==> flow/design.v <==
module chipmunk
	#(parameter addrSize = 12)
	(input clk,
	 input reset,
	 input [addrSize-1:0] startPC,
	 input [7:0] dataBus,
	 output [7:0] dataBusWrite,
	 output reg [addrSize-1:0] addrBus,
	 output weMem,
	 output done);
	reg [7:0] aReg;               
	reg [7:0] xReg;               
	reg [7:0] yReg;               
	reg [5:0] spReg;              
	reg [addrSize-1:0] pcReg;     
	reg [addrSize-1:0] pcRegAlt;  
	reg [addrSize-1:0] eaReg;     
	reg [7:0] dataReg;            
	wire [7:0] dataRegPlus = dataReg+1;  
	reg cFlagReg, zFlagReg, nFlagReg;
	reg [5:0] opcode;             
	reg [1:0] parameter_size;     
	reg [3:0] state;              
	reg finished;                 
	reg [7:0] dataBusOutput;        
	reg [3:0] nextState;            
	wire [7:0] addSubResult;        
	wire addSubCarryOut;
	wire [7:0] shifterResult;       
	wire shifterCarry;
	wire [7:0] bitOperationResult;  
	wire OpLoadA         = opcode[5:1] == 5'b00000;
	wire OpLoadX         = opcode[5:1] == 5'b00001;
	wire OpLoadY         = opcode[5:1] == 5'b00010;
	wire OpIncDecMem     = opcode[5:2] == 4'b0111 && opcode[0];
	wire OpRolRorMem     = (opcode == 6'b011001 || opcode == 6'b011011);
	wire OpIncDec        = opcode[5:1] == 5'b10101;
	wire OpInxDex        = opcode[5:1] == 5'b10110;
	wire OpInyDey        = opcode[5:1] == 5'b10111;
	wire OpSta           = opcode == 6'b100001;
	wire OpStx           = opcode == 6'b100011;
	wire OpSty           = opcode == 6'b100101;
	wire OpLdaY          = opcode == 6'b101000;
	wire OpStaY          = opcode == 6'b101001;
	wire OpIndexY        = opcode[5:1] == 5'b10100;  
	wire OpSetCarryFlag  = opcode[5:1] == 5'b00011;
	wire OpUseAdder      = opcode[5:3] == 3'b001;
	wire OpUseBitOp      = opcode[5:2] == 4'b0100;
	wire OpUseShifter    = opcode[5:2] == 4'b0110;
	wire OpAdderUseCarry = opcode[5:2] == 4'b0011;
	wire OpCpx           = opcode[5:1] == 5'b01011;
	wire OpCpy           = opcode == 6'b011100;
	wire OpDoCompare     = opcode[5:2] == 4'b0101 || OpCpy;
	wire OpSubtractInstead = OpDoCompare ||                           
	                         (opcode[5:3] == 3'b001 && opcode[1]) ||  
	                         (opcode[5:3] == 3'b101 && opcode[0]);    
	wire aluUseX         = OpCpx || OpInxDex;
	wire aluUseY         = OpCpy || OpInyDey;
	reg OpReadMemory;  
	wire OpReadMemory2   = dataBus[2] && !dataBus[7] && dataBus[7:2] != 6'b000111;  
	wire OpBranch        = opcode[5:3] == 3'b111;  
	wire flagsMatch      = (!opcode[2] && (!opcode[1] || (opcode[0] == nFlagReg)))     
                        || (opcode[2]  && ((!opcode[1] && (opcode[0] == zFlagReg))     
                                         || (opcode[1] && (opcode[0] == cFlagReg))));  
	wire BranchTaken     = OpBranch && flagsMatch;
	always @(posedge clk) begin
		if (!reset)
			finished <= 0;
		else if(state == 4'b0000 && dataBus == 8'h83)  
			finished <= 1;
	end
	always @(posedge clk) begin
		if (!reset)
			state <= 4'b0000;
		else 
			state <= nextState; 
	end
	always @(posedge clk) begin
		if (state == 4'b0000) begin
			opcode <= dataBus[7:2];
			parameter_size <= dataBus[1:0];
			eaReg <= 0;    
			OpReadMemory <= OpReadMemory2;
			dataReg <= (dataBus[7:3] == 5'b10101 || dataBus[7:3] == 5'b10110 || dataBus[7:3] == 5'b10111);
		end else if(state == 4'b0001) begin  
			dataReg <= dataBus;
			eaReg[7:0] <= dataBus;
		end else if(state == 4'b0010 || state == 4'b1111)  
			eaReg[addrSize-1:8] <= dataBus;
		else if(state == 4'b0101)  
			dataReg <= dataBus + (OpIncDecMem ? (opcode[1] ? 8'hff : 8'h01): 0);
		else if (state == 4'b0011 || state == 4'b0100)  
			eaReg <= eaReg + ((state == 4'b0100) ? yReg : xReg);
		else if (state == 4'b0111)  
			eaReg <= {{8{dataReg[7]}}, dataReg[7:0]} + pcReg;
		else if (state == 4'b1110)  
			eaReg[7:0] <= dataBus;
	end
	always @(posedge clk) begin
		if (!reset)
			spReg <= 6'b111111;
		else if (state == 4'b1100 ||
		        (state == 4'b0000 &&
					((dataBus[7:5] == 3'b110 && dataBus[2])  
					|| (dataBus[7:2] == 6'b100111))  
				))
			spReg <= spReg + 1'b1;  
		else if (state == 4'b1000 || state == 4'b1010 || state == 4'b1011)
			spReg <= spReg - 1'b1;  
	end
	wire [7:0] aluLeft = aluUseX ? xReg : (aluUseY ? yReg : aReg);
	assign { addSubCarryOut, addSubResult } = 
		OpAdderUseCarry ? (OpSubtractInstead ?  
			aluLeft + {1'b0, ~dataReg[7:0]} + cFlagReg
			: aluLeft + dataReg + cFlagReg)
		: (OpSubtractInstead ?  
			aluLeft + {1'b0, ~dataReg[7:0]} + 1'b1  
			: aluLeft + dataReg);
	assign bitOperationResult = opcode[1] ? (aReg ^ dataReg) : ~(aReg | dataReg);
	wire [7:0] shifterLeft = opcode[0] ? dataReg : aReg;
	assign shifterResult = opcode[1] ?  
			(shifterLeft >> 1) | ((opcode[0] && cFlagReg) ? 8'b10000000 : 8'b00000000)  
			:(shifterLeft << 1) | ((opcode[0] && cFlagReg) ? 8'b00000001 : 8'b00000000);
	assign shifterCarry = opcode[1] ? shifterLeft[0] : shifterLeft[7];
	always @(posedge clk) begin
		if (state == 4'b0110) begin
			if (OpLoadA || OpLdaY)  
				aReg <= dataReg;
			else if (OpUseAdder || OpIncDec)  
				aReg <= addSubResult;
			else if (OpUseBitOp)  
				aReg <= bitOperationResult;
			else if (OpUseShifter && !opcode[0])  
				aReg <= shifterResult;
			else if (opcode == 6'b100100 || opcode == 6'b100110)  
				aReg <= xReg;
		end else if(state == 4'b1001 && opcode[2:1] == 2'b01)  
			aReg <= dataBus;
	end
	always @(posedge clk) begin
		if (state == 4'b0110) begin
			if (OpLoadX)  
				xReg <= dataReg;
			else if(OpInxDex)  
				xReg <= addSubResult;
			else if (opcode == 6'b100010 || opcode == 6'b100110)  
				xReg <= aReg;
		end else if(state == 4'b1001 && opcode[2:1] == 2'b10)  
			xReg <= dataBus;
	end
	always @(posedge clk) begin
		if (state == 4'b0110) begin
			if (OpLoadY)  
				yReg <= dataReg;
			else if(OpInyDey)  
				yReg <= addSubResult;
		end else if(state == 4'b1001 && opcode[2:1] == 2'b11)  
			yReg <= dataBus;
	end
	always @(posedge clk) begin
		if (state == 4'b0110) begin
			if (OpSetCarryFlag)  
				cFlagReg <= opcode[0];
			else if (OpUseAdder || OpDoCompare || OpIncDec || OpInxDex || OpInyDey) begin  
				nFlagReg <= addSubResult[7];
				zFlagReg <= (addSubResult == 8'b00000000) ? 1 : 0;
				if (OpUseAdder || OpDoCompare)  
					cFlagReg <= addSubCarryOut;
			end else if(OpUseBitOp) begin
				nFlagReg <= bitOperationResult[7];
				zFlagReg <= (bitOperationResult == 8'b00000000) ? 1 : 0;
			end else if(OpUseShifter) begin
				nFlagReg <= shifterResult[7];
				zFlagReg <= (shifterResult == 8'b00000000) ? 1 : 0;
				cFlagReg <= shifterCarry;
			end else if(OpLoadA || OpLoadX || OpLoadY || OpIncDecMem) begin
				nFlagReg <= dataReg[7];
				zFlagReg <= (dataReg == 8'b00000000) ? 1 : 0;
			end
		end else if(state == 4'b1001 && opcode[2:1] == 2'b00)
			{nFlagReg, zFlagReg, cFlagReg} <= dataBus[2:0];
	end
	always @(posedge clk) begin
		if (!reset)
			pcReg <= startPC; 
		else if(state == 4'b0000 || state == 4'b0001 || state == 4'b0010)
			pcReg <= pcReg + 1'b1;
		else if(state == 4'b0110 && BranchTaken) begin
			pcRegAlt <= pcReg;                  
			pcReg <= eaReg;
		end else if(state == 4'b1100) begin
			pcRegAlt[7:0] <= dataBus;           
		end else if(state == 4'b1101) begin
			pcReg <= {pcRegAlt[7:0], dataBus};  
		end
	end
	always @* begin
		case (state)
			4'b0101, 4'b0110:  
				addrBus <= eaReg;
			4'b1000, 4'b1001, 4'b1010, 4'b1011, 4'b1100, 4'b1101: 
				addrBus <= { {(addrSize-9){1'b0}}, 1'b1, 1'b1, 1'b1, spReg };  
			4'b0000, 4'b0001, 4'b0010:  
				addrBus <= pcReg;
			4'b1110:
				addrBus <= {{(addrSize-8){1'b0}}, dataReg};
			4'b1111:
				addrBus <= {{(addrSize-8){1'b0}}, dataRegPlus};
			default:
				addrBus <= {addrSize{1'b0}};
		endcase
	end
	always @* begin
		if (state == 4'b0110 && (OpSta || OpStaY))
			dataBusOutput <= aReg;
		else if (state == 4'b0110 && OpStx)
			dataBusOutput <= xReg;
		else if (state == 4'b0110 && OpSty)
			dataBusOutput <= yReg;
		else if (state == 4'b0110 && OpRolRorMem)  
			dataBusOutput <= shifterResult;
		else if (state == 4'b0110 && OpIncDecMem)  
			dataBusOutput <= dataReg;
		else if (state == 4'b1000)  
			dataBusOutput <= (opcode[2:1] == 2'b00) ? {1'b0, 1'b0, 1'b0, 1'b0, 1'b0, nFlagReg, zFlagReg, cFlagReg} :
			                 (opcode[2:1] == 2'b01) ? aReg :
			                 (opcode[2:1] == 2'b10) ? xReg :
			                 yReg;
		else if (state == 4'b1010)
			dataBusOutput <= pcRegAlt[7:0];
		else if (state == 4'b1011)
			dataBusOutput <= { {(16-addrSize){1'b0}}, pcRegAlt[addrSize-1:8] };
		else
			dataBusOutput <= 8'b00000000;
	end
	wire writeCycle =  ((state == 4'b0110 && (OpSta || OpStx || OpSty || OpStaY || OpIncDecMem || OpRolRorMem)) || state == 4'b1000 || state == 4'b1010 || state == 4'b1011);
	assign weMem = !writeCycle;  
	assign dataBusWrite = dataBusOutput;  
	assign done = finished;
	always @* begin		
		case (state)
			4'b0000:
				nextState = (dataBus[7:2] == 6'b100111) ? 4'b1100 :
					((dataBus[7:5] == 3'b110 && !dataBus[2]) ? 4'b1000 : 
					((dataBus[7:5] == 3'b110 && dataBus[2]) ? 4'b1001 :
					(dataBus[0] || dataBus[1]) ? 4'b0001 :
					(OpReadMemory2 ? 4'b0101 : 4'b0110)));
			4'b0001:
				nextState = parameter_size[1] ? 4'b0010 :   
				           (OpReadMemory ? 4'b0101 :     
				           (OpBranch ? 4'b0111 :          
				           (OpIndexY ? 4'b1110 :                 
				           4'b0110)));                         
			4'b0010:
				nextState = parameter_size[0] ? 4'b0011 :         
				(OpReadMemory ? 4'b0101 :                
				(OpIndexY ? 4'b0100 :                             
				4'b0110));
			4'b0011:
				nextState = OpReadMemory ? 4'b0101 : 4'b0110;
			4'b0101, 4'b0111:               
				nextState = 4'b0110;
			4'b0110:
				nextState = (BranchTaken && opcode[2:0] == 3'b001) ? 4'b1010 : 4'b0000;  
			4'b1011, 4'b1101, 4'b1001, 4'b1000:
				nextState = 4'b0000;
			4'b0100:
				nextState = OpLdaY ? 4'b0101 : 4'b0110;
			4'b1100:
				nextState = 4'b1101;
			4'b1010:
				nextState = 4'b1011;
			4'b1110:  
				nextState = 4'b1111;
			4'b1111:  
				nextState = 4'b0100;
		endcase
	end
endmodule
Lab notebook: chipmunk

* Reports on chipmunk
Tool output for the design above before and after an edit, in the order of the flow. "before" refers to lines of the RTL above, "after" to lines of the edited file. "change" is "after" less "before", of the values as shown; "rel. change" is that difference over "before", in percent. Not given: --
Design: top chipmunk, clock clk, standard-cell library sky130hd, library corner tt_025C_1v80

* Diff
The edit as a unified diff against the file above. This change comes from a script, not from a designer. The edited design behaves differently; no optimisation was intended.
begin of diff
@@ -144,5 +144,5 @@
 			else if(OpInxDex)  
 				xReg <= addSubResult;
-			else if (opcode == 6'b100010 || opcode == 6'b100110)  
+			else if (opcode == 6'b100010 || opcode < 6'b100110)  
 				xReg <= aReg;
 		end else if(state == 4'b1001 && opcode[2:1] == 2'b10)  
end of diff

* Elaborated design
Source: Yosys, flattened and elaborated, memories not mapped. Widths are those after wreduce. Registers that Yosys merges into a memory's read port (data or address) are not register bits. Print and check cells do not count. Equal cells are merged and count once.
Operators by class:
- reduce/logical cells | before 106, after 106, change 0, rel. change 0.00%
- bitwise logic cells | before 8, after 8, change 0, rel. change 0.00%
- magnitude comparators | before 0, after 1, change +1
- equality and inequality tests | before 70, after 70, change 0, rel. change 0.00%
- mux-type cells | before 106, after 106, change 0, rel. change 0.00%
- $add $sub $neg | before 12, after 12, change 0, rel. change 0.00%
Operators with widths:
- 6-bit less-than comparator with constant B | before 0, after 1, change +1
- 8-bit 2-to-1 mux | before 47, after 47, change 0, rel. change 0.00%
- 1-bit logical OR | before 40, after 40, change 0, rel. change 0.00%
- 1-bit logical AND | before 28, after 28, change 0, rel. change 0.00%
- 1-bit 2-to-1 mux | before 27, after 27, change 0, rel. change 0.00%
- 4-bit 2-to-1 mux | before 13, after 13, change 0, rel. change 0.00%
- 6-bit equality test with constant B | before 9, after 9, change 0, rel. change 0.00%
- 4-bit by 3-bit equality test with 1-bit output with constant B | before 8, after 8, change 0, rel. change 0.00%
- 4-bit equality test with constant B | before 8, after 8, change 0, rel. change 0.00%
- 5-bit equality test with constant B | before 7, after 7, change 0, rel. change 0.00%
- 1-bit zero test | before 6, after 6, change 0, rel. change 0.00%
- 2-bit nonzero test | before 6, after 6, change 0, rel. change 0.00%
- 12-bit 2-to-1 mux | before 5, after 5, change 0, rel. change 0.00%
- 2-bit 2-to-1 mux | before 5, after 5, change 0, rel. change 0.00%
- 4-bit != test with constant B | before 5, after 5, change 0, rel. change 0.00%
- 2-bit AND reduction | before 5, after 5, change 0, rel. change 0.00%
- 3-bit AND reduction | before 5, after 5, change 0, rel. change 0.00%
- 8-bit zero test | before 4, after 4, change 0, rel. change 0.00%
- 1-bit equality test | before 3, after 3, change 0, rel. change 0.00%
- 3-bit equality test with constant B | before 3, after 3, change 0, rel. change 0.00%
- 4-bit by 2-bit equality test with 1-bit output with constant B | before 3, after 3, change 0, rel. change 0.00%
- 6-bit by 5-bit equality test with 1-bit output with constant B | before 3, after 3, change 0, rel. change 0.00%
- 9-bit 2-to-1 mux | before 3, after 3, change 0, rel. change 0.00%
- 2-bit != test with constant B | before 3, after 3, change 0, rel. change 0.00%
- 8-bit by 8-bit adder with 9-bit output | before 2, after 2, change 0, rel. change 0.00%
- 9-bit by 1-bit adder with 9-bit output | before 2, after 2, change 0, rel. change 0.00%
- 2-bit equality test with constant B | before 2, after 2, change 0, rel. change 0.00%
- 3-bit by 1-bit equality test with 1-bit output with constant B | before 2, after 2, change 0, rel. change 0.00%
The list need not be complete.
Storage and ports:
- flip-flop bits (word level) | before 91, after 91, change 0, rel. change 0.00%
- word-level cells | before 320, after 321, change +1, rel. change +0.31%
- input port bits | before 22, after 22, change 0, rel. change 0.00%
- output and inout port bits | before 22, after 22, change 0, rel. change 0.00%

* Depth
Longest topological path by Yosys (ltp), each cell counted once; first at word level (registers and memories cut), then after technology mapping (sequential cells cut; the memories' decode and read muxes count).
Logic depth:
- depth after elaboration | before 13, after 13, change 0, rel. change 0.00%
- ABC_AREA | before 0, after 0
- mapped depth | before 23, after 22, change -1, rel. change -4.35%
- depth with buffers taken out | before 20, after 20, change 0, rel. change 0.00%

* Netlist
Source: synth_stat.txt of the flow (Yosys; design flattened, memories mapped). It holds for the ABC_AREA given above (unset counts as 0); a run with the other value may have another netlist.
Cell types:
- sky130_fd_sc_hd__a21oi_1 | before 93, after 114, change +21, rel. change +22.58%
- sky130_fd_sc_hd__nor2_1 | before 114, after 132, change +18, rel. change +15.79%
- sky130_fd_sc_hd__mux2i_1 | before 58, after 41, change -17, rel. change -29.31%
- sky130_fd_sc_hd__clkbuf_1 | before 66, after 56, change -10, rel. change -15.15%
- sky130_fd_sc_hd__nand3_1 | before 34, after 44, change +10, rel. change +29.41%
- sky130_fd_sc_hd__nor3_1 | before 43, after 34, change -9, rel. change -20.93%
- sky130_fd_sc_hd__o21ai_0 | before 91, after 83, change -8, rel. change -8.79%
- sky130_fd_sc_hd__o211ai_1 | before 12, after 20, change +8, rel. change +66.67%
- sky130_fd_sc_hd__o31ai_1 | before 9, after 1, change -8, rel. change -88.89%
- sky130_fd_sc_hd__xor2_1 | before 10, after 17, change +7, rel. change +70.00%
- sky130_fd_sc_hd__a22oi_1 | before 8, after 2, change -6, rel. change -75.00%
- sky130_fd_sc_hd__o21ai_1 | before 7, after 1, change -6, rel. change -85.71%
- sky130_fd_sc_hd__clkbuf_8 | before 0, after 6, change +6
- sky130_fd_sc_hd__nor4_1 | before 12, after 7, change -5, rel. change -41.67%
- sky130_fd_sc_hd__o21a_1 | before 3, after 8, change +5, rel. change +166.67%
- sky130_fd_sc_hd__or4_1 | before 6, after 2, change -4, rel. change -66.67%
- sky130_fd_sc_hd__a41oi_1 | before 5, after 1, change -4, rel. change -80.00%
- sky130_fd_sc_hd__inv_1 | before 57, after 54, change -3, rel. change -5.26%
The list need not be complete.
Mapped netlist:
- flip-flops | before 103, after 103, change 0, rel. change 0.00%
- buffer cells | before 90, after 87, change -3, rel. change -3.33%
- sequential area (um^2) | before 2742.6, after 2742.6, change 0.0, rel. change 0.00%
- mapped cells | before 1280, after 1291, change +11, rel. change +0.86%
- synthesis area (um^2) | before 10352.4, after 10376.2, change +23.8, rel. change +0.23%

* Path before layout
OpenSTA on the mapped netlist: ideal clock, no wires. The path of least setup slack (recovery checks aside). Input and output delay are each 20% of the period. Register names are those of the netlist, which keeps one name where synthesis merged equal registers.
Timing post-synthesis:
- kind | before reg-to-reg, after reg-to-reg
- from | before reg opcode[1], after reg opcode[1]
- to | before reg nFlagReg, after reg xReg[6]
- data arrival time (ns) | before 4.747, after 4.462, change -0.285, rel. change -6.00%
- period (ns) | before 5.0, after 5.0, change 0.0, rel. change 0.00%
- path buffers | before 4, after 5, change +1, rel. change +25.00%
- time at the first pin (ns) | before 0.000, after 0.000, change 0.000
- stages on the path | before 20, after 22, change +2, rel. change +10.00%
- path delay (ns) | before 4.927, after 4.625, change -0.302, rel. change -6.13%
- slack (ns) | before 0.072, after 0.375, change +0.303
- setup time (ns) | before 0.180, after 0.163, change -0.017
- period reached after synthesis (ns) | before 4.928, after 4.625, change -0.303, rel. change -6.15%
"path delay" = arrival - input delay + setup time. "stages on the path" counts driving pins, that of a launching flip-flop among them; a cell with two outputs on the path counts twice. "period reached after synthesis" = period - worst setup slack (recovery checks aside). The figure is calculated, with input and output delays left at 20% of the set period. The rows between start and end are the longest chain of elaborated cells between them; the timing report does not say that the signal goes this way. Where chains are equally long, one stands for them. Each line given opens the expression or statement behind the cell; cells for indexed reads and writes are added by Yosys, which also makes memories of some case tables. A register here has more assigning lines than the two given. before: Ways into the end's enable are left out, as the timed path ends at the data pin.
Between the ends, post-synthesis, before: path through sky130_fd_sc_hd__edfxtp_1 > sky130_fd_sc_hd__buf_2 > sky130_fd_sc_hd__buf_2 > sky130_fd_sc_hd__buf_2 > sky130_fd_sc_hd__o31ai_1 > sky130_fd_sc_hd__and3_1 > sky130_fd_sc_hd__clkbuf_1 > sky130_fd_sc_hd__mux2i_1 > sky130_fd_sc_hd__o21ai_0 > sky130_fd_sc_hd__ha_1 > sky130_fd_sc_hd__fa_1 > sky130_fd_sc_hd__xor2_2 > sky130_fd_sc_hd__o2111ai_1 > sky130_fd_sc_hd__or4_4 > sky130_fd_sc_hd__o31a_1 > sky130_fd_sc_hd__nor3_1 > sky130_fd_sc_hd__o21ba_1 > sky130_fd_sc_hd__or2_1 > sky130_fd_sc_hd__mux2_1 > sky130_fd_sc_hd__o311ai_1, length of the longest elaborated chain 11, elaborated cells between the ends (all ways) 43
RTL lines, path post-synthesis, before:
- start: declaration | RTL line 21 | reg [5:0] opcode;
- start: assignment | RTL line 80 | opcode <= dataBus[7:2];
- 6-bit by 5-bit equality test with 1-bit output | RTL line 52 | wire OpCpy = opcode == 6'b011100;
- 1-bit logical OR | RTL line 58 | wire aluUseY = OpCpy || OpInyDey;
- 8-bit 2-to-1 mux (2 in a row) | RTL line 111 | wire [7:0] aluLeft = aluUseX ? xReg : (aluUseY ? yReg : aReg);
- 8-bit by 8-bit adder with 9-bit output | RTL line 117 | aluLeft + {1'b0, ~dataReg[7:0]} + 1'b1
- 9-bit by 1-bit adder with 9-bit output | RTL line 117
- 9-bit 2-to-1 mux | RTL line 116 | : (OpSubtractInstead ?
- 9-bit 2-to-1 mux | RTL line 113 | OpAdderUseCarry ? (OpSubtractInstead ?
- 1-bit 2-to-1 mux | RTL line 164 | else if (OpUseAdder || OpDoCompare || OpIncDec || OpInxDex || OpInyDey) begin
- 1-bit 2-to-1 mux | RTL line 162 | if (OpSetCarryFlag)
- 1-bit 2-to-1 mux | RTL line 161 | if (state == 4'b0110) begin
- end: assignment | RTL line 165 | nFlagReg <= addSubResult[7];
- end: assignment | RTL line 170 | nFlagReg <= bitOperationResult[7];
- end: declaration | RTL line 20 | reg cFlagReg, zFlagReg, nFlagReg;
after: Ways into the end's enable are left out, as the timed path ends at the data pin.
Between the ends, post-synthesis, after: path through sky130_fd_sc_hd__edfxtp_1 > sky130_fd_sc_hd__buf_2 > sky130_fd_sc_hd__buf_2 > sky130_fd_sc_hd__buf_1 > sky130_fd_sc_hd__clkbuf_1 > sky130_fd_sc_hd__a21oi_1 > sky130_fd_sc_hd__nor2_1 > sky130_fd_sc_hd__clkbuf_1 > sky130_fd_sc_hd__nand2_1 > sky130_fd_sc_hd__o21ai_0 > sky130_fd_sc_hd__ha_1 > sky130_fd_sc_hd__inv_1 > sky130_fd_sc_hd__fa_1 > sky130_fd_sc_hd__xor2_2 > sky130_fd_sc_hd__nand2_1 > sky130_fd_sc_hd__mux2_4 > sky130_fd_sc_hd__nor4_1 > sky130_fd_sc_hd__o22ai_2 > sky130_fd_sc_hd__xnor2_1 > sky130_fd_sc_hd__a211oi_2 > sky130_fd_sc_hd__mux2i_1 > sky130_fd_sc_hd__o221ai_1, length of the longest elaborated chain 11, elaborated cells between the ends (all ways) 31
RTL lines, path post-synthesis, after:
- start: declaration | RTL line 21 | reg [5:0] opcode;
- start: assignment | RTL line 80 | opcode <= dataBus[7:2];
- 6-bit by 5-bit equality test with 1-bit output | RTL line 52 | wire OpCpy = opcode == 6'b011100;
- 1-bit logical OR | RTL line 58 | wire aluUseY = OpCpy || OpInyDey;
- 8-bit 2-to-1 mux (2 in a row) | RTL line 111 | wire [7:0] aluLeft = aluUseX ? xReg : (aluUseY ? yReg : aReg);
- 8-bit by 8-bit adder with 9-bit output | RTL line 117 | aluLeft + {1'b0, ~dataReg[7:0]} + 1'b1
- 9-bit by 1-bit adder with 9-bit output | RTL line 117
- 9-bit 2-to-1 mux | RTL line 116 | : (OpSubtractInstead ?
- 9-bit 2-to-1 mux | RTL line 113 | OpAdderUseCarry ? (OpSubtractInstead ?
- 8-bit 2-to-1 mux | RTL line 144 | else if(OpInxDex)
- 8-bit 2-to-1 mux | RTL line 142 | if (OpLoadX)
- 8-bit 2-to-1 mux | RTL line 141 | if (state == 4'b0110) begin
- end: assignment | RTL line 143 | xReg <= dataReg;
- end: assignment | RTL line 145 | xReg <= addSubResult;
- end: declaration | RTL line 12 | reg [7:0] xReg;

* Path in the finished layout
From the final timing report of the runs of set A: the path of least setup slack in the routed layout; clock arrival at registers is part of the times.
Timing after layout:
- kind | before reg-to-reg, after reg-to-output
- from | before reg opcode[5], after reg opcode[1]
- to | before reg nFlagReg, after out dataBusWrite[7]
- stages on the path | before 17, after 12, change -5, rel. change -29.41%
- external output delay (ns) | after 1.00
- time at the first pin (ns) | before 0.35, after 0.36, change +0.01, rel. change +2.86%
- period (ns) | before 5.0, after 5.0, change 0.0, rel. change 0.00%
- data arrival time (ns) | before 4.78, after 3.80, change -0.98, rel. change -20.50%
- setup time (ns) | before 0.18
- path buffers | before 0, after 3, change +3
- slack (ns) | before 0.40, after 0.20, change -0.20
The rows between start and end are the longest chain of elaborated cells between them; the timing report does not say that the signal goes this way. Where chains are equally long, one stands for them. A register here has more assigning lines than the two given. before: Ways into the end's enable are left out, as the timed path ends at the data pin.
Between the ends, after layout, before: path through sky130_fd_sc_hd__edfxtp_1 > sky130_fd_sc_hd__nand2b_1 > sky130_fd_sc_hd__o31ai_1 > sky130_fd_sc_hd__and3_2 > sky130_fd_sc_hd__mux2i_1 > sky130_fd_sc_hd__o21ai_0 > sky130_fd_sc_hd__ha_1 > sky130_fd_sc_hd__fa_1 > sky130_fd_sc_hd__a211oi_4 > sky130_fd_sc_hd__o21bai_1 > sky130_fd_sc_hd__a21o_1 > sky130_fd_sc_hd__a2111oi_2 > sky130_fd_sc_hd__nand4b_1 > sky130_fd_sc_hd__mux2i_1 > sky130_fd_sc_hd__or2_1 > sky130_fd_sc_hd__mux2_1 > sky130_fd_sc_hd__o311ai_1, length of the longest elaborated chain 11, elaborated cells between the ends (all ways) 47
RTL lines, path after layout, before:
- start: declaration | RTL line 21 | reg [5:0] opcode;
- start: assignment | RTL line 80 | opcode <= dataBus[7:2];
- 6-bit by 5-bit equality test with 1-bit output | RTL line 52 | wire OpCpy = opcode == 6'b011100;
- 1-bit logical OR | RTL line 58 | wire aluUseY = OpCpy || OpInyDey;
- 8-bit 2-to-1 mux (2 in a row) | RTL line 111 | wire [7:0] aluLeft = aluUseX ? xReg : (aluUseY ? yReg : aReg);
- 8-bit by 8-bit adder with 9-bit output | RTL line 117 | aluLeft + {1'b0, ~dataReg[7:0]} + 1'b1
- 9-bit by 1-bit adder with 9-bit output | RTL line 117
- 9-bit 2-to-1 mux | RTL line 116 | : (OpSubtractInstead ?
- 9-bit 2-to-1 mux | RTL line 113 | OpAdderUseCarry ? (OpSubtractInstead ?
- 1-bit 2-to-1 mux | RTL line 164 | else if (OpUseAdder || OpDoCompare || OpIncDec || OpInxDex || OpInyDey) begin
- 1-bit 2-to-1 mux | RTL line 162 | if (OpSetCarryFlag)
- 1-bit 2-to-1 mux | RTL line 161 | if (state == 4'b0110) begin
- end: assignment | RTL line 165 | nFlagReg <= addSubResult[7];
- end: assignment | RTL line 170 | nFlagReg <= bitOperationResult[7];
- end: declaration | RTL line 20 | reg cFlagReg, zFlagReg, nFlagReg;
Between the ends, after layout, after: path through sky130_fd_sc_hd__edfxtp_1 > sky130_fd_sc_hd__buf_4 > sky130_fd_sc_hd__clkinv_1 > sky130_fd_sc_hd__buf_4 > sky130_fd_sc_hd__o211ai_1 > sky130_fd_sc_hd__o21ai_0 > sky130_fd_sc_hd__nor3_1 > sky130_fd_sc_hd__nor2_1 > sky130_fd_sc_hd__a211oi_1 > sky130_fd_sc_hd__a21oi_1 > sky130_fd_sc_hd__a21oi_1 > sky130_fd_sc_hd__clkdlybuf4s50_1, length of the longest elaborated chain 10, elaborated cells between the ends (all ways) 25
RTL lines, path after layout, after:
- start: declaration | RTL line 21 | reg [5:0] opcode;
- start: assignment | RTL line 80 | opcode <= dataBus[7:2];
- 2-bit equality test | RTL line 227 | (opcode[2:1] == 2'b10) ? xReg :
- 8-bit 2-to-1 mux | RTL line 227
- 8-bit 2-to-1 mux | RTL line 226 | (opcode[2:1] == 2'b01) ? aReg :
- 8-bit 2-to-1 mux | RTL line 225 | dataBusOutput <= (opcode[2:1] == 2'b00) ? {1'b0, 1'b0, 1'b0, 1'b0, 1'b0, nFlagReg, zFlagReg, cFlagReg} :
- 8-bit 2-to-1 mux | RTL line 224 | else if (state == 4'b1000)
- 8-bit 2-to-1 mux | RTL line 222 | else if (state == 4'b0110 && OpIncDecMem)
- 8-bit 2-to-1 mux | RTL line 220 | else if (state == 4'b0110 && OpRolRorMem)
- 8-bit 2-to-1 mux | RTL line 218 | else if (state == 4'b0110 && OpSty)
- 8-bit 2-to-1 mux | RTL line 216 | else if (state == 4'b0110 && OpStx)
- 8-bit 2-to-1 mux | RTL line 214 | if (state == 4'b0110 && (OpSta || OpStaY))
- end: declaration | RTL line 7 | output [7:0] dataBusWrite,

* Layout results
Both versions went through the flow (Yosys, OpenROAD) with the same settings in each pair. Constraints: input delay and output delay 20% of the set period each, output load 0.01 pF.
Settings, set A: CORE_UTILIZATION 40, period_ns 5.0, CAP_MARGIN 20, CORE_MARGIN 2, SLEW_MARGIN 20
Results, set A:
- utilization after routing (%) | before 46.0, after 45.1, change -0.9
- total die area (um^2) | before 27183.8, after 27244.8, change +61.0, rel. change +0.22%
- period reached (ns) | before 4.599, after 4.802, change +0.203, rel. change +4.41%
- standard-cell area after routing (um^2) | before 11644.9, after 11429.7, change -215.2, rel. change -1.85%
- cell area after synthesis (um^2) | before 10352.4, after 10376.2, change +23.8, rel. change +0.23%
- worst hold slack in the final report (ns) | before 0.507, after 0.491, change -0.016
- setup total negative slack (ns) | before 0.000, after 0.000, change 0.000
- total design power (µW) | before 3218, after 3140, change -78, rel. change -2.42%
- worst setup slack after layout (ns) | before 0.401, after 0.198, change -0.203
Settings, set B: CAP_MARGIN 30, CORE_UTILIZATION 16, CTS_CLUSTER_SIZE 71, GPL_TIMING_DRIVEN 1, HOLD_SLACK_MARGIN 0.15, MAX_ROUTING_LAYER met5, MIN_ROUTING_LAYER met2, PLACE_DENSITY_LB_ADDON 0.14, SETUP_SLACK_MARGIN 0.7, SLEW_MARGIN 10, TNS_END_PERCENT 15, period_ns 2.65, CORE_MARGIN 2
Results, set B:
- utilization after routing (%) | before 24.8, after 25.3, change +0.5
- total die area (um^2) | before 66752.5, after 66905.0, change +152.5, rel. change +0.23%
- period reached (ns) | before 4.501, after 4.337, change -0.164, rel. change -3.64%
- standard-cell area after routing (um^2) | before 15915.3, after 16253.1, change +337.8, rel. change +2.12%
- cell area after synthesis (um^2) | before 10352.4, after 10376.2, change +23.8, rel. change +0.23%
- worst hold slack in the final report (ns) | before 0.490, after 0.479, change -0.011
- setup total negative slack (ns) | before -53.153, after -48.196, change +4.957
- total design power (µW) | before 7465, after 7693, change +228, rel. change +3.05%
- worst setup slack after layout (ns) | before -1.851, after -1.687, change +0.164
"period reached" is the run's clock period less its worst setup slack. It is reckoned from that one timing run; input and output delays stay at 20% of the period that was set. By "total design power" is meant OpenSTA's value without simulated activity: inputs other than the clock are taken to toggle once in ten clock periods, and the tool carries that through the logic.
